==> flow/design.v <==
module MUX2(
	input [15:0] Ain,  
	input [15:0] Bin,
	input Select,  
	output [15:0] Output  
	);
	assign Output = (Select == 1'b0)? Ain : Bin;
endmodule
module MUX3(
	input [15:0] Ain,  
	input [15:0] Bin,
	input [15:0] Cin,
	input [1:0] Select,  
	output reg [15:0] Output
	);
	always @(*)
	begin
		case (Select)
		2'b00: Output = Ain;
		2'b01: Output = Bin;
		2'b10: Output = Cin;
		2'b11: Output = 16'd0;  
		endcase
	end
endmodule
module MUX4(
	input [15:0] Ain,  
	input [15:0] Bin,
	input [15:0] Cin,
	input [15:0] Din,
	input [1:0] Select,  
	output reg [15:0] Output
	);
	always @(*)
	begin
		case (Select)
		2'b00: Output = Ain;
		2'b01: Output = Bin;
		2'b10: Output = Cin;
		2'b11: Output = Din;
		endcase
	end
endmodule
module ALU(
	input [15:0] Ain,  
	input [15:0] Bin,  
	input [3:0] MODE,  
	output reg [15:0] ALUout,  
	output FLAGzero  
	);
	always @(*)  
	begin
		case (MODE)  
			4'b0000: ALUout = 16'd0;		 
			4'b0001: ALUout = Ain + Bin;	 
			4'b0010: ALUout = Ain - Bin;	 
			4'b0011: ALUout = Ain & Bin;	 
			4'b0100: ALUout = Ain | Bin;	 
			4'b0101: ALUout = Ain ^ Bin;	 
			4'b0110: ALUout = ~Ain;			 
			4'b0111: ALUout = Ain * Bin;	 
			4'b1000: ALUout = (Bin == 16'd0) ? 16'hFFFF : Ain / Bin;	 
			4'b1001: ALUout = (Bin == 16'd0) ? Ain : Ain % Bin;	 
			4'b1010: ALUout = Ain<<Bin;	 
			4'b1011: ALUout = Ain>>Bin;	 
			4'b1100: ALUout = Ain;			 
			4'b1101: ALUout = Bin;			 
			4'b1110: begin if (Ain != Bin) ALUout = 16'd1;	 
							else ALUout = 16'd0;
							end
			4'b1111: begin if (Ain < Bin) ALUout = 16'd1;		 
							else ALUout = 16'd0;
							end
		endcase
	end
	assign FLAGzero = (ALUout == 16'd0) ? 1'b1: 1'b0;	 
endmodule
module CTRLUNIT(
	input [15:0] Instruction,  
	input ZFlag,  
	output reg JFlag,  
	output reg RamWriteEN,  
	output reg [9:0] RamAddr,
	output reg [3:0] ALUCtrl,  
	output reg RegWriteEN,
	output reg [4:0] RegWriteAddr,
	output reg [4:0] RegAddrA,  
	output reg [4:0] RegAddrB,
	output reg [9:0] Immediate,  
	output reg [1:0] MuxA,  
	output reg [1:0] MuxB,
	output reg [1:0] MuxC
	);
	wire [5:0] Opcode;
	wire [9:0] Address;
	wire [4:0] AddressA, AddressB;
	assign Opcode = Instruction[15:10];  
	assign Address = Instruction[9:0];  
	assign AddressA = Address[9:5];  
	assign AddressB = Address[4:0];  
	always @(*)
	begin
		case (Opcode)
		6'b000000: begin  
					RamWriteEN 		= 1'b0;
					RegWriteEN 		= 1'b0;
					MuxA 				= 1'b00;
					MuxB 				= 2'b00;
					MuxC				= 2'b00;
					RamAddr 			= 10'b0000000000;
					RegWriteAddr 	= 5'b00000;
					RegAddrA 		= 5'b00000;
					RegAddrB 		= 5'b00000;
					JFlag				= 1'b0;
					ALUCtrl			= 4'b0000;
					Immediate		= 10'b0000000000;
					end
		6'b000001: begin  
					RamWriteEN 		= 1'b0;
					RegWriteEN 		= 1'b1;
					MuxA 				= 1'b00;
					MuxB 				= 2'b01;
					MuxC				= 2'b01;
					RamAddr 			= Address;
					RegWriteAddr 	= 5'b00001;
					RegAddrA 		= 5'b00000;
					RegAddrB 		= 5'b00000;
					JFlag				= 1'b0;
					ALUCtrl			= 4'b1101;
					Immediate		= 10'b0000000000;
					end
		6'b000010: begin  
					RamWriteEN 		= 1'b1;
					RegWriteEN 		= 1'b0;
					MuxA 				= 1'b00;
					MuxB 				= 2'b00;
					MuxC				= 2'b01;
					RamAddr 			= Address;
					RegWriteAddr 	= 5'b00000;
					RegAddrA 		= 5'b00000;
					RegAddrB 		= 5'b00001;
					JFlag				= 1'b0;
					ALUCtrl			= 4'b0000;
					Immediate		= 10'b0000000000;
					end
		6'b000011: begin  
					RamWriteEN 		= 1'b0;
					RegWriteEN 		= 1'b1;
					MuxA 				= 1'b00;
					MuxB 				= 2'b00;
					MuxC				= 2'b00;
					RamAddr 			= 10'b0000000000;
					RegWriteAddr 	= AddressB;
					RegAddrA 		= AddressA;
					RegAddrB 		= 5'b00000;
					JFlag				= 1'b0;
					ALUCtrl			= 4'b1100;
					Immediate		= 10'b0000000000;
					end
		6'b000100: begin  
					RamWriteEN 		= 1'b0;
					RegWriteEN 		= 1'b0;
					MuxA 				= 1'b00;
					MuxB 				= 2'b10;  
					MuxC				= 2'b00;
					RamAddr 			= 10'b0000000000;
					RegWriteAddr 	= 5'b00000;
					RegAddrA 		= 5'b00001;  
					RegAddrB 		= 5'b00000;
					JFlag				= ~ZFlag;  
					ALUCtrl			= 4'b1100;  
					Immediate		= Address;  
					end
		6'b000101: begin  
					RamWriteEN 		= 1'b0;
					RegWriteEN 		= 1'b0;
					MuxA 				= 1'b00;
					MuxB 				= 2'b10;
					MuxC				= 2'b00;
					RamAddr 			= 10'b0000000000;
					RegWriteAddr 	= 5'b00000;
					RegAddrA 		= 5'b00001;
					RegAddrB 		= 5'b00000;
					JFlag				= ZFlag;
					ALUCtrl			= 4'b1100;
					Immediate		= Address;
					end
		6'b000110: begin  
					RamWriteEN 		= 1'b0;
					RegWriteEN 		= 1'b0;
					MuxA 				= 1'b00;
					MuxB 				= 2'b10;
					MuxC				= 2'b00;
					RamAddr 			= 10'b0000000000;
					RegWriteAddr 	= 5'b00000;
					RegAddrA 		= 5'b00000;
					RegAddrB 		= 5'b00000;
					JFlag				= 1'b1;
					ALUCtrl			= 4'b0000;
					Immediate		= Address;
					end
		6'b000111: begin  
					RamWriteEN 		= 1'b0;
					RegWriteEN 		= 1'b1;	 
					MuxA 				= 1'b01;	 
					MuxB 				= 2'b10;  
					MuxC				= 2'b00;
					RamAddr 			= 10'b0000000000;
					RegWriteAddr 	= AddressA;
					RegAddrA 		= 5'b00000;
					RegAddrB 		= 5'b00000;
					JFlag				= 1'b0;  
					ALUCtrl			= 4'b1100;	 
					Immediate		= 10'b0000000000;
					end
		6'b001000: begin  
					RamWriteEN 		= 1'b0;
					RegWriteEN 		= 1'b0;
					MuxA 				= 1'b00;
					MuxB 				= 2'b00;  
					MuxC				= 2'b00;
					RamAddr 			= 10'b0000000000;
					RegWriteAddr 	= 5'b00000;
					RegAddrA 		= 5'b00000;
					RegAddrB 		= AddressA;  
					JFlag				= 1'b1;  
					ALUCtrl			= 4'b0000;
					Immediate		= 10'b0000000000;
					end
		6'b001001: begin  
					RamWriteEN 		= 1'b0;
					RegWriteEN 		= 1'b1;  
					MuxA 				= 1'b00;
					MuxB 				= 2'b00;
					MuxC				= 2'b00;
					RamAddr 			= 10'b0000000000;
					RegWriteAddr 	= 5'b00001;  
					RegAddrA 		= AddressA;  
					RegAddrB 		= AddressB;  
					JFlag				= 1'b0;
					ALUCtrl			= 4'b1111;  
					Immediate		= 10'b0000000000;
					end
		6'b001010: begin  
					RamWriteEN 		= 1'b0;
					RegWriteEN 		= 1'b1;  
					MuxA 				= 1'b00;
					MuxB 				= 2'b10;  
					MuxC				= 2'b00;
					RamAddr 			= 10'b0000000000;
					RegWriteAddr 	= 5'b00001;  
					RegAddrA 		= AddressA;  
					RegAddrB 		= 5'b00000;
					JFlag				= 1'b0;
					ALUCtrl			= 4'b1111;  
					Immediate		= {5'b00000, AddressB};
					end
		6'b001011: begin  
					RamWriteEN 		= 1'b0;
					RegWriteEN 		= 1'b1;  
					MuxA 				= 1'b00;
					MuxB 				= 2'b00;
					MuxC				= 2'b00;
					RamAddr 			= 10'b0000000000;
					RegWriteAddr 	= 5'b00001;  
					RegAddrA 		= AddressA;  
					RegAddrB 		= AddressB;  
					JFlag				= 1'b0;
					ALUCtrl			= 4'b1110;  
					Immediate		= 10'b0000000000;
					end
		6'b001100: begin  
					RamWriteEN 		= 1'b0;
					RegWriteEN 		= 1'b1;  
					MuxA 				= 1'b00;
					MuxB 				= 2'b10;  
					MuxC				= 2'b00;
					RamAddr 			= 10'b0000000000;
					RegWriteAddr 	= 5'b00001;  
					RegAddrA 		= AddressA;  
					RegAddrB 		= 5'b00000;
					JFlag				= 1'b0;
					ALUCtrl			= 4'b1110;  
					Immediate		= {5'b00000, AddressB};
					end
		6'b001101: begin  
					RamWriteEN 		= 1'b0;
					RegWriteEN 		= 1'b1;  
					MuxA 				= 1'b00;
					MuxB 				= 2'b10;  
					MuxC				= 2'b00;
					RamAddr 			= 10'b0000000000;
					RegWriteAddr 	= 5'b00001;  
					RegAddrA 		= 5'b00000;
					RegAddrB 		= 5'b00000;
					JFlag				= 1'b0;
					ALUCtrl			= 4'b1101;
					Immediate		= Address;  
					end
		6'b001110: begin  
					RamWriteEN 		= 1'b0;
					RegWriteEN 		= 1'b1;
					MuxA 				= 1'b00;
					MuxB 				= 2'b00;
					MuxC				= 2'b00;
					RamAddr 			= 10'b0000000000;
					RegWriteAddr 	= 5'b00001;
					RegAddrA 		= AddressA;
					RegAddrB 		= AddressB;
					JFlag				= 1'b0;
					ALUCtrl			= 4'b1010;  
					Immediate		= 10'b0000000000;
					end
		6'b001111: begin  
					RamWriteEN 		= 1'b0;
					RegWriteEN 		= 1'b1;
					MuxA 				= 1'b00;
					MuxB 				= 2'b00;
					MuxC				= 2'b00;
					RamAddr 			= 10'b0000000000;
					RegWriteAddr 	= 5'b00001;
					RegAddrA 		= AddressA;
					RegAddrB 		= AddressB;
					JFlag				= 1'b0;
					ALUCtrl			= 4'b1011;  
					Immediate		= 10'b0000000000;
					end
		6'b010000: begin  
					RamWriteEN 		= 1'b0;
					RegWriteEN 		= 1'b1;
					MuxA 				= 1'b00;
					MuxB 				= 2'b00;
					MuxC				= 2'b00;
					RamAddr 			= 10'b0000000000;
					RegWriteAddr 	= 5'b00001;
					RegAddrA 		= AddressA;
					RegAddrB 		= AddressB;
					JFlag				= 1'b0;
					ALUCtrl			= 4'b0001;
					Immediate		= 10'b0000000000;
					end
		6'b010001: begin  
					RamWriteEN 		= 1'b0;
					RegWriteEN 		= 1'b1;
					MuxA 				= 1'b00;
					MuxB 				= 2'b00;
					MuxC				= 2'b00;
					RamAddr 			= 10'b0000000000;
					RegWriteAddr 	= 5'b00001;
					RegAddrA 		= AddressA;
					RegAddrB 		= AddressB;
					JFlag				= 1'b0;
					ALUCtrl			= 4'b0010;
					Immediate		= 10'b0000000000;
					end
		6'b010010: begin  
					RamWriteEN 		= 1'b0;
					RegWriteEN 		= 1'b1;
					MuxA 				= 1'b00;
					MuxB 				= 2'b00;
					MuxC				= 2'b00;
					RamAddr 			= 10'b0000000000;
					RegWriteAddr 	= 5'b00001;
					RegAddrA 		= AddressA;
					RegAddrB 		= AddressB;
					JFlag				= 1'b0;
					ALUCtrl			= 4'b0111;
					Immediate		= 10'b0000000000;
					end
		6'b010011: begin  
					RamWriteEN 		= 1'b0;
					RegWriteEN 		= 1'b1;
					MuxA 				= 1'b00;
					MuxB 				= 2'b00;
					MuxC				= 2'b00;
					RamAddr 			= 10'b0000000000;
					RegWriteAddr 	= 5'b00001;
					RegAddrA 		= AddressA;
					RegAddrB 		= AddressB;
					JFlag				= 1'b0;
					ALUCtrl			= 4'b1000;
					Immediate		= 10'b0000000000;
					end
		6'b010100: begin  
					RamWriteEN 		= 1'b0;
					RegWriteEN 		= 1'b1;
					MuxA 				= 1'b00;
					MuxB 				= 2'b00;
					MuxC				= 2'b00;
					RamAddr 			= 10'b0000000000;
					RegWriteAddr 	= 5'b00001;
					RegAddrA 		= AddressA;
					RegAddrB 		= AddressB;
					JFlag				= 1'b0;
					ALUCtrl			= 4'b1001;
					Immediate		= 10'b0000000000;
					end
		6'b010101: begin  
					RamWriteEN 		= 1'b0;
					RegWriteEN 		= 1'b1;
					MuxA 				= 1'b00;
					MuxB 				= 2'b10;
					MuxC				= 2'b00;
					RamAddr 			= 10'b0000000000;
					RegWriteAddr 	= 5'b00001;
					RegAddrA 		= AddressA;
					RegAddrB 		= 5'b00000;
					JFlag				= 1'b0;
					ALUCtrl			= 4'b0001;
					Immediate		= {5'b00000, AddressB};
					end
		6'b010110: begin  
					RamWriteEN 		= 1'b0;
					RegWriteEN 		= 1'b1;
					MuxA 				= 1'b00;
					MuxB 				= 2'b10;
					MuxC				= 2'b00;
					RamAddr 			= 10'b0000000000;
					RegWriteAddr 	= 5'b00001;
					RegAddrA 		= AddressA;
					RegAddrB 		= 5'b00000;
					JFlag				= 1'b0;
					ALUCtrl			= 4'b0010;
					Immediate		= {5'b00000, AddressB};
					end
		6'b010111: begin  
					RamWriteEN 		= 1'b0;
					RegWriteEN 		= 1'b1;
					MuxA 				= 1'b00;
					MuxB 				= 2'b10;
					MuxC				= 2'b00;
					RamAddr 			= 10'b0000000000;
					RegWriteAddr 	= 5'b00001;
					RegAddrA 		= AddressA;
					RegAddrB 		= 5'b00000;
					JFlag				= 1'b0;
					ALUCtrl			= 4'b0111;
					Immediate		= {5'b00000, AddressB};
					end
		6'b011000: begin  
					RamWriteEN 		= 1'b0;
					RegWriteEN 		= 1'b1;
					MuxA 				= 1'b00;
					MuxB 				= 2'b10;
					MuxC				= 2'b00;
					RamAddr 			= 10'b0000000000;
					RegWriteAddr 	= 5'b00001;
					RegAddrA 		= AddressA;
					RegAddrB 		= 5'b00000;
					JFlag				= 1'b0;
					ALUCtrl			= 4'b1000;
					Immediate		= {5'b00000, AddressB};
					end
		6'b011001: begin  
					RamWriteEN 		= 1'b0;
					RegWriteEN 		= 1'b1;
					MuxA 				= 1'b00;
					MuxB 				= 2'b10;
					MuxC				= 2'b00;
					RamAddr 			= 10'b0000000000;
					RegWriteAddr 	= 5'b00001;
					RegAddrA 		= AddressA;
					RegAddrB 		= 5'b00000;
					JFlag				= 1'b0;
					ALUCtrl			= 4'b1001;
					Immediate		= {5'b00000, AddressB};
					end
		6'b011010: begin  
					RamWriteEN 		= 1'b0;
					RegWriteEN 		= 1'b1;
					MuxA 				= 1'b00;
					MuxB 				= 2'b00;
					MuxC				= 2'b00;
					RamAddr 			= 10'b0000000000;
					RegWriteAddr 	= AddressB;
					RegAddrA 		= AddressA;
					RegAddrB 		= 5'b00000;
					JFlag				= 1'b0;
					ALUCtrl			= 4'b0110;
					Immediate		= 10'b0000000000;
					end
		6'b011011: begin  
					RamWriteEN 		= 1'b0;
					RegWriteEN 		= 1'b1;
					MuxA 				= 1'b00;
					MuxB 				= 2'b00;
					MuxC				= 2'b00;
					RamAddr 			= 10'b0000000000;
					RegWriteAddr 	= 5'b00001;
					RegAddrA 		= AddressA;
					RegAddrB 		= AddressB;
					JFlag				= 1'b0;
					ALUCtrl			= 4'b0101;
					Immediate		= 10'b0000000000;
					end
		6'b011100: begin  
					RamWriteEN 		= 1'b0;
					RegWriteEN 		= 1'b1;
					MuxA 				= 1'b00;
					MuxB 				= 2'b00;
					MuxC				= 2'b00;
					RamAddr 			= 10'b0000000000;
					RegWriteAddr 	= 5'b00001;
					RegAddrA 		= AddressA;
					RegAddrB 		= AddressB;
					JFlag				= 1'b0;
					ALUCtrl			= 4'b0100;
					Immediate		= 10'b0000000000;
					end
		6'b011101: begin  
					RamWriteEN 		= 1'b0;
					RegWriteEN 		= 1'b1;
					MuxA 				= 1'b00;
					MuxB 				= 2'b00;
					MuxC				= 2'b00;
					RamAddr 			= 10'b0000000000;
					RegWriteAddr 	= 5'b00001;
					RegAddrA 		= AddressA;
					RegAddrB 		= AddressB;
					JFlag				= 1'b0;
					ALUCtrl			= 4'b0011;
					Immediate		= 10'b0000000000;
					end
		6'b011110: begin  
					RamWriteEN 		= 1'b0;
					RegWriteEN 		= 1'b1;
					MuxA 				= 1'b00;
					MuxB 				= 2'b01;  
					MuxC				= 2'b10;  
					RamAddr 			= 10'b0000000000;
					RegWriteAddr 	= AddressB;
					RegAddrA 		= AddressA;  
					RegAddrB 		= 5'b00000;
					JFlag				= 1'b0;
					ALUCtrl			= 4'b1101;  
					Immediate		= 10'b0000000000;
					end
		6'b011111: begin  
					RamWriteEN 		= 1'b1;  
					RegWriteEN 		= 1'b0;
					MuxA 				= 1'b00;  
					MuxB 				= 2'b00;
					MuxC				= 2'b10;  
					RamAddr 			= 10'b0000000000;
					RegWriteAddr 	= 5'b00000;
					RegAddrA 		= AddressB;  
					RegAddrB 		= AddressA;  
					JFlag				= 1'b0;
					ALUCtrl			= 4'b0000;
					Immediate		= 10'b0000000000;
					end
		6'b100000: begin  
					RamWriteEN 		= 1'b0;  
					RegWriteEN 		= 1'b1;
					MuxA 				= 2'b10;  
					MuxB 				= 2'b00;
					MuxC				= 2'b10;  
					RamAddr 			= 10'b0000000000;
					RegWriteAddr 	= AddressA;
					RegAddrA 		= 5'b00000;  
					RegAddrB 		= 5'b00000;  
					JFlag				= 1'b0;
					ALUCtrl			= 4'b1100;
					Immediate		= 10'b0000000000;
					end
		6'b100001: begin  
					RamWriteEN 		= 1'b0;
					RegWriteEN 		= 1'b1;
					MuxA 				= 1'b00;
					MuxB 				= 2'b10;
					MuxC				= 2'b00;
					RamAddr 			= 10'b0000000000;
					RegWriteAddr 	= 5'b00001;
					RegAddrA 		= AddressA;
					RegAddrB 		= 5'b00000;
					JFlag				= 1'b0;
					ALUCtrl			= 4'b1010;  
					Immediate		= AddressB;
				end
		6'b100010: begin  
					RamWriteEN 		= 1'b0;
					RegWriteEN 		= 1'b1;
					MuxA 				= 1'b00;
					MuxB 				= 2'b10;
					MuxC				= 2'b00;
					RamAddr 			= 10'b0000000000;
					RegWriteAddr 	= 5'b00001;
					RegAddrA 		= AddressA;
					RegAddrB 		= 5'b00000;
					JFlag				= 1'b0;
					ALUCtrl			= 4'b1011;  
					Immediate		= AddressB;
				end
		default: begin  
					RamWriteEN 		= 1'b0;
					RegWriteEN 		= 1'b0;
					MuxA 				= 1'b00;
					MuxB 				= 2'b00;
					MuxC				= 2'b00;
					RamAddr 			= 10'b0000000000;
					RegWriteAddr 	= 5'b00000;
					RegAddrA 		= 5'b00000;
					RegAddrB 		= 5'b00000;
					JFlag				= 1'b0;
					ALUCtrl			= 4'b0000;
					Immediate		= 10'b0000000000;
					end
		endcase
	end
endmodule
module REGFILE(
	input clk,  
	input En,  
	input Reset,  
	input Write,  
	input [4:0] Waddr,  
	input [15:0] Wdata,  
	input [4:0] Aaddr,  
	output [15:0] Adata,  
	input [4:0] Baddr,
	output [15:0] Bdata
	);
	integer i;
	reg [15:0] register[31:0];
	always @(posedge clk)
	begin
		if (Reset == 1'b1) begin
			for(i = 0; i < 32; i = i + 1) begin  
				register[i] <= 16'd0;
			end
		end
		else if (En == 1'b1 && Write == 1'b1) begin
			register[Waddr] <= Wdata;  
		end
	end
	assign Adata = (Aaddr == 0)? 16'd0 : register[Aaddr];
	assign Bdata = (Baddr == 0)? 16'd0 : register[Baddr];
endmodule
module PCOUNTER(
	input clk,  
	input En,  
	input [9:0] Jaddr,  
	input Jflag,  
	output reg [9:0] Caddr,  
	input Clear  
	);
	always @(posedge clk)
	begin
		if (Clear == 1'b1) begin  
			Caddr <= 10'd0;
		end
		else if (En == 1'b1) begin
			if(Jflag == 1'b1) begin  
				Caddr <= Jaddr;
			end
			else begin
				Caddr <= Caddr + 1'b1;  
			end
		end
	end
endmodule
module microcounter(
	input clk,  
	input Clear,  
	output reg [1:0] count  
	);
	always @(posedge clk)
	begin
		if (Clear == 1'b1) begin
			count <= 2'b00;
		end
		else if (count == 2'b11) begin
			count <= 2'b00;
		end
		else begin
			count <= count + 1'b1;
		end
	end
endmodule
module mips16_core(
	input clk,
	input rst,  
	output [9:0] imem_addr,
	input [15:0] imem_rdata,
	output [9:0] dmem_addr,
	output dmem_we,
	output [15:0] dmem_wdata,
	input [15:0] dmem_rdata,
	input [15:0] in_data,
	output rf_we,
	output [4:0] rf_waddr,
	output [15:0] rf_wdata
	);
	wire ramWriteEN, regWriteEN, ZFlag, JFlag;
	wire [1:0] selA, selB, selC;
	wire [15:0] muxAout, muxBout, muxCout;
	wire [9:0] Caddr, ramAddress;
	wire [15:0] Instruction;
	wire [15:0] regAdata, regBdata;
	wire [3:0] ALUop;
	wire [15:0] ALUout;
	wire [9:0] Immediate;
	wire [15:0] ramBdata;
	wire [4:0] regAread, regBread, regwrite;
	wire [1:0] microcount;
	microcounter micro(.clk(clk), .Clear(rst), .count(microcount));
	wire ramclk = (microcount == 2'b00);  
	wire regclk = (microcount == 2'b01);  
	wire instrclk = (microcount == 2'b10);  
	PCOUNTER programcounter(
		.clk(clk),
		.En(instrclk),
		.Jaddr(muxBout[9:0]),  
		.Jflag(JFlag),
		.Caddr(Caddr),
		.Clear(rst)
		);
	assign imem_addr = Caddr;
	assign Instruction = imem_rdata;
	CTRLUNIT controlunit(
		.Instruction(Instruction),  
		.ZFlag(ZFlag),  
		.JFlag(JFlag),
		.RamWriteEN(ramWriteEN),
		.RamAddr(ramAddress),
		.ALUCtrl(ALUop),
		.RegWriteEN(regWriteEN),
		.RegWriteAddr(regwrite),
		.RegAddrA(regAread),
		.RegAddrB(regBread),
		.Immediate(Immediate),
		.MuxA(selA),
		.MuxB(selB),
		.MuxC(selC)
		);
	MUX3 muxA(
		.Ain(regAdata),
		.Bin({6'd0, Caddr}),
		.Cin(in_data),
		.Select(selA),
		.Output(muxAout)
		);
	MUX3 muxB(
		.Ain(regBdata),
		.Bin(ramBdata),
		.Cin({6'd0, Immediate}),
		.Select(selB),
		.Output(muxBout)
		);
	MUX3 muxC(
		.Ain({6'd0, Caddr}),
		.Bin({6'd0, ramAddress}),
		.Cin(muxAout),
		.Select(selC),
		.Output(muxCout)
		);
	ALU arithmaticlogic(
		.Ain(muxAout),  
		.Bin(muxBout),  
		.MODE(ALUop),  
		.ALUout(ALUout),
		.FLAGzero(ZFlag)
		);
	REGFILE registers(
		.clk(clk),
		.En(regclk),
		.Reset(rst),
		.Write(regWriteEN),
		.Waddr(regwrite),
		.Wdata(ALUout),
		.Aaddr(regAread),
		.Adata(regAdata),  
		.Baddr(regBread),
		.Bdata(regBdata)  
		);
	assign dmem_addr = muxCout[9:0];
	assign dmem_we = ramclk & ramWriteEN;
	assign dmem_wdata = regBdata;
	assign ramBdata = dmem_rdata;
	reg rf_we_q;
	reg [4:0] rf_waddr_q;
	reg [15:0] rf_wdata_q;
	always @(posedge clk)
	begin
		if (rst == 1'b1) begin
			rf_we_q <= 1'b0;
		end
		else begin
			rf_we_q <= regclk & regWriteEN;
		end
		if (regclk == 1'b1) begin
			rf_waddr_q <= regwrite;
			rf_wdata_q <= ALUout;
		end
	end
	assign rf_we = rf_we_q;
	assign rf_waddr = rf_waddr_q;
	assign rf_wdata = rf_wdata_q;
endmodule
--- tool output ---
* Reports on mips16_core
Module mips16_core before and after one edit of its RTL, step after step. Lines under "before" count in the file above, lines under "after" in the edited file. "difference" is "after" less "before", of the values as shown. Library cell names are shortened. Not given: -
Set-up: design top mips16_core, clock input clk, cell library sky130hd, library corner tt_025C_1v80

* The edit
The edit as a unified diff against the file above. This change comes from a script, not from a designer. The edited design behaves differently; no optimisation was intended.
begin of diff
@@ -707,5 +707,5 @@
 	wire ramclk = (microcount == 2'b00);  
 	wire regclk = (microcount == 2'b01);  
-	wire instrclk = (microcount == 2'b10);  
+	wire instrclk = (microcount != 2'b10);  
 	PCOUNTER programcounter(
 		.clk(clk),
end of diff

* Word level
Source: Yosys, flattened and elaborated, memories not mapped. Widths are those after wreduce. Registers that Yosys merges into a memory's read port (data or address) are not register bits. Print and check cells do not count. Equal cells are merged and count once. Yosys's memory passes give these memory sizes; they may raise the number of words (mostly to a power of two), join words into wider ones and drop unused or constant bits.
Word-level totals:
- bits in registers | before 34, after 34, difference 0
- RAM bits | before 512, after 512, difference 0
- memories | before 1, after 1, difference 0
- input port bits | before 50, after 50, difference 0
- output and inout bits | before 59, after 59, difference 0
- word-level cells | before 154, after 154, difference 0
Operators by class:
- add/sub/neg operators | before 4, after 4, difference 0
- $mul | before 1, after 1, difference 0
- divide/modulo/power cells | before 2, after 2, difference 0
- $lt $le $gt $ge | before 1, after 1, difference 0
- equality and inequality tests | before 62, after 62, difference 0
- shift operators | before 2, after 2, difference 0
- multiplexer cells | before 31, after 31, difference 0
- bitwise gates (word level) | before 7, after 7, difference 0
- reduce/logical cells | before 38, after 38, difference 0
Operator list:
- equality test 2 bit with constant B | before 8, after 7, difference -1
- != test 2 bit with constant B | before 0, after 1, difference +1
Operator kinds equal on both sides are left out: 55.

* Depth
Longest topological path by Yosys (ltp), each cell counted once; first at word level (registers and memories cut), then after technology mapping (sequential cells cut; the memories' decode and read muxes count).
Depth:
- word-level depth | before 14, after 14, difference 0
- ABC_AREA | before 0, after 0
- depth in mapped cells | before 203, after 202, difference -1
- mapped depth without buffers | before 187, after 181, difference -6

* Netlist
Yosys stat after the flow's synthesis: flattened, memories mapped to cells. It holds for the ABC_AREA given above (unset counts as 0); a run with the other value may have another netlist.
Synthesis totals:
- standard cells after synthesis | before 5544, after 5864, difference +320
- mapped area (µm²) | before 47246.6, after 48754.3, difference +1507.7
- sequential area (µm²) | before 16265.6, after 16265.6, difference 0.0
- flip-flops | before 546, after 546, difference 0
- buffer cells | before 411, after 446, difference +35
Cell types:
- mux2i_1 | before 227, after 163, difference -64
- nand2_1 | before 701, after 759, difference +58
- nand3_1 | before 155, after 209, difference +54
- a211oi_1 | before 94, after 140, difference +46
- buf_2 | before 94, after 134, difference +40
- and3_1 | before 91, after 131, difference +40
- or4_1 | before 11, after 42, difference +31
- a32oi_1 | before 45, after 19, difference -26
- o211ai_1 | before 46, after 71, difference +25
- nor2_1 | before 838, after 860, difference +22
- buf_4 | before 34, after 15, difference -19
- xnor2_1 | before 67, after 84, difference +17
- and2_1 | before 39, after 22, difference -17
- clkbuf_1 | before 246, after 262, difference +16
- o31ai_1 | before 15, after 30, difference +15
- a211o_1 | before 12, after 27, difference +15
- nor3_1 | before 135, after 121, difference -14
- o32ai_1 | before 9, after 22, difference +13
Cell types equal on both sides are left out: 20. The list need not be complete. By module: a second synthesis without flattening, with its own total; a netlist apart from the flattened one above.
Second synthesis, totals:
- cells (unflattened synthesis) | before 4612, after 4612, difference 0
- area total of the unflattened synthesis (µm²) | before 47504.3, after 47501.8, difference -2.5
Rows give one instance, submodules left out.
By module, before:
- REGFILE | times used 1, cells 1891, area 27670.3 µm², seq. area 15374.7 µm²
- ALU | times used 1, cells 2319, area 16216.8 µm², seq. area 0.0 µm²
- MUX3 | times used 3, cells 39, area 381.6 µm², seq. area 0.0 µm²
- CTRLUNIT | times used 1, cells 174, area 1073.5 µm², seq. area 0.0 µm²
- mips16_core | times used 1, cells 28, area 700.7 µm², seq. area 650.6 µm²
- PCOUNTER | times used 1, cells 78, area 623.1 µm², seq. area 200.2 µm²
- microcounter | times used 1, cells 5, area 75.1 µm², seq. area 40.0 µm²
By module, after:
- REGFILE | times used 1, cells 1891, area 27670.3 µm², seq. area 15374.7 µm²
- ALU | times used 1, cells 2319, area 16216.8 µm², seq. area 0.0 µm²
- MUX3 | times used 3, cells 39, area 381.6 µm², seq. area 0.0 µm²
- CTRLUNIT | times used 1, cells 174, area 1073.5 µm², seq. area 0.0 µm²
- mips16_core | times used 1, cells 28, area 698.2 µm², seq. area 650.6 µm²
- PCOUNTER | times used 1, cells 78, area 623.1 µm², seq. area 200.2 µm²
- microcounter | times used 1, cells 5, area 75.1 µm², seq. area 40.0 µm²

* Worst setup path after synthesis
OpenSTA on the mapped netlist: ideal clock, no wires. The path of least setup slack (recovery checks aside). Input and output delay are each 20% of the period. Register names are those of the netlist, which keeps one name where synthesis merged equal registers.
Path post-synthesis:
- path kind | before input to register, after input to register
- start point | before input imem_rdata[12], after input imem_rdata[10]
- end point | before register programcounter.Caddr[3], after register programcounter.Caddr[4]
- period (ns) | before 44.0, after 44.0, difference 0.0
- external input delay (ns) | before 8.800, after 8.800, difference 0.000
- setup time (ns) | before 0.070, after 0.074, difference +0.004
- launch time at the first pin (ns) | before 8.800, after 8.800, difference 0.000
- data arrival time (ns) | before 46.048, after 46.107, difference +0.059
- required time (ns) | before 43.930, after 43.926, difference -0.004
- path slack (ns) | before -2.118, after -2.181, difference -0.063
- delay of the path (ns) | before 37.318, after 37.381, difference +0.063
- driving pins on the path | before 189, after 192, difference +3
- path buffers | before 20, after 23, difference +3
- synthesis period reached (ns) | before 46.118, after 46.181, difference +0.063
"delay of the path" is the arrival time less input delay plus setup time. "driving pins on the path": output pins that drive a net of the path, with the launching flip-flop's if there is one; two outputs of one cell count as two. "synthesis period reached" is the clock period less the worst setup slack; recovery checks do not enter. This is arithmetic on one report: input and output delays are still those of the set period (20% each). The rows between start and end are the longest chain of elaborated cells between them; the timing report does not say that the signal goes this way. Where chains are equally long, one stands for them. A line is the first line of the expression or statement that the cell stems from. Yosys adds cells for indexed reads and writes and turns some case tables into memories. A memory read counts as a cell of the chain, while the word-level depth stops at memories. At most two assigning lines are given for a register; there are more.
Between the ends, post-synthesis, before: path through buf_2 > and3_1 > or4_1 > buf_2 > o31ai_4 > buf_4 > buf_4 > mux2i_1 > mux2i_1 > a211o_1 > o2bb2ai_1 > or2_1 > clkbuf_1 > buf_2 > buf_4 > clkbuf_1 > ha_1 > a22oi_1 > [153 not listed] > a21oi_1 > o21ai_0 > a211o_1 > o21a_1 > clkbuf_1 > nor2_1 > nand2_1 > o21ai_0 > a31oi_1 > o211ai_1 > nor3b_1 > nand4_1 > nor4_2 > a31oi_1 > or4_1 > clkbuf_1 > a2bb2oi_1 > a21oi_1, length of the longest elaborated chain 14, elaborated cells on any way between the ends 115, classes of those cells add/sub (2); mul (1); div (2); compare (1); eq/ne (56); shift (2); mux (18); logic (5); reduce/logical (27); memory (1)
RTL lines, path post-synthesis, before:
- start, declared | line 684 | input [15:0] imem_rdata,
- equality test 6 x 2 -> 1 bit | line 103 | case (Opcode)
- OR reduction 24 bit
- case mux 5 bit (select 3 bit) | line 103
- memory (32 x 16 bit) | line 624 | reg [15:0] register[31:0];
- two-way mux 16 bit | line 636 | assign Adata = (Aaddr == 0)? 16'd0 : register[Aaddr];
- case mux 16 bit (select 4 bit) | line 18 | case (Select)
- remainder unit 16 x 16 -> 16 bit | line 63 | 4'b1001: ALUout = (Bin == 16'd0) ? Ain : Ain % Bin;
- two-way mux 16 bit | line 63
- case mux 16 bit (select 16 bit) | line 53 | case (MODE)
- zero test 16 bit | line 76 | assign FLAGzero = (ALUout == 16'd0) ? 1'b1: 1'b0;
- two-way mux 1 bit | line 76
- inverter 1 bit | line 170 | JFlag = ~ZFlag;
- case mux 1 bit (select 3 bit) | line 103
- two-way mux 10 bit | line 653 | if(Jflag == 1'b1) begin
- end, assigned | line 654 | Caddr <= Jaddr;
- end, assigned | line 657 | Caddr <= Caddr + 1'b1;
- end, declared | line 644 | output reg [9:0] Caddr,
Between the ends, post-synthesis, after: path through buf_2 > or4_1 > buf_2 > a21oi_4 > a21oi_2 > nand2_1 > buf_2 > buf_4 > buf_2 > buf_4 > o21ai_0 > o32ai_1 > a31oi_1 > nor3_2 > buf_2 > buf_2 > buf_1 > ha_1 > [156 not listed] > a21oi_1 > o21ai_0 > o211ai_1 > nand2_1 > inv_1 > clkbuf_1 > nand2_1 > o41ai_1 > a211oi_1 > a211oi_2 > nand4_1 > nor4_1 > nor4b_2 > a211o_1 > a31oi_1 > buf_2 > or4_1 > a31oi_1, length of the longest elaborated chain 14, elaborated cells on any way between the ends 115, classes of those cells add/sub (2); mul (1); div (2); compare (1); eq/ne (56); shift (2); mux (18); logic (5); reduce/logical (27); memory (1)
RTL lines, path post-synthesis, after:
- start, declared | line 684 | input [15:0] imem_rdata,
- equality test 6 x 2 -> 1 bit | line 103 | case (Opcode)
- OR reduction 24 bit
- case mux 5 bit (select 3 bit) | line 103
- memory (32 x 16 bit) | line 624 | reg [15:0] register[31:0];
- two-way mux 16 bit | line 636 | assign Adata = (Aaddr == 0)? 16'd0 : register[Aaddr];
- case mux 16 bit (select 4 bit) | line 18 | case (Select)
- remainder unit 16 x 16 -> 16 bit | line 63 | 4'b1001: ALUout = (Bin == 16'd0) ? Ain : Ain % Bin;
- two-way mux 16 bit | line 63
- case mux 16 bit (select 16 bit) | line 53 | case (MODE)
- zero test 16 bit | line 76 | assign FLAGzero = (ALUout == 16'd0) ? 1'b1: 1'b0;
- two-way mux 1 bit | line 76
- inverter 1 bit | line 170 | JFlag = ~ZFlag;
- case mux 1 bit (select 3 bit) | line 103
- two-way mux 10 bit | line 653 | if(Jflag == 1'b1) begin
- end, assigned | line 654 | Caddr <= Jaddr;
- end, assigned | line 657 | Caddr <= Caddr + 1'b1;
- end, declared | line 644 | output reg [9:0] Caddr,

* Path in the finished layout
From the final timing report of the runs of pair 1: the path of least setup slack in the routed layout; clock arrival at registers is part of the times.
Path post-layout:
- path kind | before input to register, after input to register
- start point | before input imem_rdata[12], after input imem_rdata[10]
- end point | before register programcounter.Caddr[3], after register programcounter.Caddr[5]
- period (ns) | before 43.5, after 43.5, difference 0.0
- external input delay (ns) | before 8.70, after 8.70, difference 0.00
- setup time (ns) | before 0.07, after 0.07, difference 0.00
- launch time at the first pin (ns) | before 8.70, after 8.70, difference 0.00
- data arrival time (ns) | before 43.69, after 42.88, difference -0.81
- required time (ns) | before 44.08, after 44.05, difference -0.03
- path slack (ns) | before 0.39, after 1.18, difference +0.79
- driving pins on the path | before 184, after 185, difference +1
- path buffers | before 20, after 25, difference +5
The rows between start and end are the longest chain of elaborated cells between them; the timing report does not say that the signal goes this way. Where chains are equally long, one stands for them. A memory read counts as a cell of the chain, while the word-level depth stops at memories. At most two assigning lines are given for a register; there are more.
Between the ends, post-layout, before: path through buf_8 > and3_4 > or4_4 > buf_6 > o31ai_4 > buf_12 > buf_16 > buf_16 > nor3_4 > a32oi_1 > nand4_1 > o21bai_1 > nand3_1 > inv_2 > nor3_4 > nand3_2 > nor3_4 > buf_4 > [148 not listed] > nor3_1 > o21ai_1 > a211o_1 > o21a_4 > buf_4 > nor2_4 > buf_4 > a221o_1 > o311ai_2 > buf_4 > and4b_2 > nand4_1 > nor4_4 > buf_4 > a31oi_4 > or4_4 > a2bb2oi_2 > a21oi_1, length of the longest elaborated chain 14, elaborated cells on any way between the ends 115, classes of those cells add/sub (2); mul (1); div (2); compare (1); eq/ne (56); shift (2); mux (18); logic (5); reduce/logical (27); memory (1)
RTL lines, path post-layout, before:
- start, declared | line 684 | input [15:0] imem_rdata,
- equality test 6 x 2 -> 1 bit | line 103 | case (Opcode)
- OR reduction 24 bit
- case mux 5 bit (select 3 bit) | line 103
- memory (32 x 16 bit) | line 624 | reg [15:0] register[31:0];
- two-way mux 16 bit | line 636 | assign Adata = (Aaddr == 0)? 16'd0 : register[Aaddr];
- case mux 16 bit (select 4 bit) | line 18 | case (Select)
- remainder unit 16 x 16 -> 16 bit | line 63 | 4'b1001: ALUout = (Bin == 16'd0) ? Ain : Ain % Bin;
- two-way mux 16 bit | line 63
- case mux 16 bit (select 16 bit) | line 53 | case (MODE)
- zero test 16 bit | line 76 | assign FLAGzero = (ALUout == 16'd0) ? 1'b1: 1'b0;
- two-way mux 1 bit | line 76
- inverter 1 bit | line 170 | JFlag = ~ZFlag;
- case mux 1 bit (select 3 bit) | line 103
- two-way mux 10 bit | line 653 | if(Jflag == 1'b1) begin
- end, assigned | line 654 | Caddr <= Jaddr;
- end, assigned | line 657 | Caddr <= Caddr + 1'b1;
- end, declared | line 644 | output reg [9:0] Caddr,
Between the ends, post-layout, after: path through clkdlybuf4s50_1 > buf_12 > or3b_4 > and4_1 > and3_1 > buf_12 > buf_4 > o22ai_1 > buf_4 > a211oi_1 > nor4_1 > a2bb2oi_1 > buf_4 > and4_1 > nand3_1 > nor4_2 > buf_4 > and2_4 > [149 not listed] > a21oi_2 > o21ai_1 > o211ai_1 > nand2_1 > buf_6 > nor3_2 > buf_4 > o211ai_1 > and4_2 > nand4_1 > nor4_2 > nor4b_4 > buf_4 > a211o_1 > a31oi_4 > buf_4 > or4_1 > a31oi_1, length of the longest elaborated chain 14, elaborated cells on any way between the ends 115, classes of those cells add/sub (2); mul (1); div (2); compare (1); eq/ne (56); shift (2); mux (18); logic (5); reduce/logical (27); memory (1)
RTL lines, path post-layout, after:
- start, declared | line 684 | input [15:0] imem_rdata,
- equality test 6 x 2 -> 1 bit | line 103 | case (Opcode)
- OR reduction 24 bit
- case mux 5 bit (select 3 bit) | line 103
- memory (32 x 16 bit) | line 624 | reg [15:0] register[31:0];
- two-way mux 16 bit | line 636 | assign Adata = (Aaddr == 0)? 16'd0 : register[Aaddr];
- case mux 16 bit (select 4 bit) | line 18 | case (Select)
- remainder unit 16 x 16 -> 16 bit | line 63 | 4'b1001: ALUout = (Bin == 16'd0) ? Ain : Ain % Bin;
- two-way mux 16 bit | line 63
- case mux 16 bit (select 16 bit) | line 53 | case (MODE)
- zero test 16 bit | line 76 | assign FLAGzero = (ALUout == 16'd0) ? 1'b1: 1'b0;
- two-way mux 1 bit | line 76
- inverter 1 bit | line 170 | JFlag = ~ZFlag;
- case mux 1 bit (select 3 bit) | line 103
- two-way mux 10 bit | line 653 | if(Jflag == 1'b1) begin
- end, assigned | line 654 | Caddr <= Jaddr;
- end, assigned | line 657 | Caddr <= Caddr + 1'b1;
- end, declared | line 644 | output reg [9:0] Caddr,

* Layout results
Runs of the flow (Yosys, OpenROAD) on both versions; the two runs of a pair have the same settings. The constraints put input and output delay at 20% of the set period each and load the outputs with 0.01 pF.
Flow settings, pair 1: period_ns 43.5, CAP_MARGIN 20, CORE_MARGIN 2, CORE_UTILIZATION 40, SLEW_MARGIN 20
Final reports, pair 1:
- synthesis area (µm²) | before 47246.6, after 48754.3, difference +1507.7
- die area (µm²) | before 120881.0, after 124694.0, difference +3813.0
- standard-cell area of the final layout (µm²) | before 61507.7, after 64579.4, difference +3071.7
- final utilization (%) | before 52.3, after 53.2, difference +0.9
- setup slack of the worst path (ns) | before 0.387, after 1.177, difference +0.790
- total negative slack (ns) | before 0.000, after 0.000, difference 0.000
- final worst hold slack (ns) | before 0.514, after 0.496, difference -0.018
- clock period achieved (ns) | before 43.113, after 42.323, difference -0.790
"clock period achieved": clock period set for the run, less the worst setup slack. It is reckoned from that one timing run; input and output delays stay at 20% of the period that was set.
--- end ---
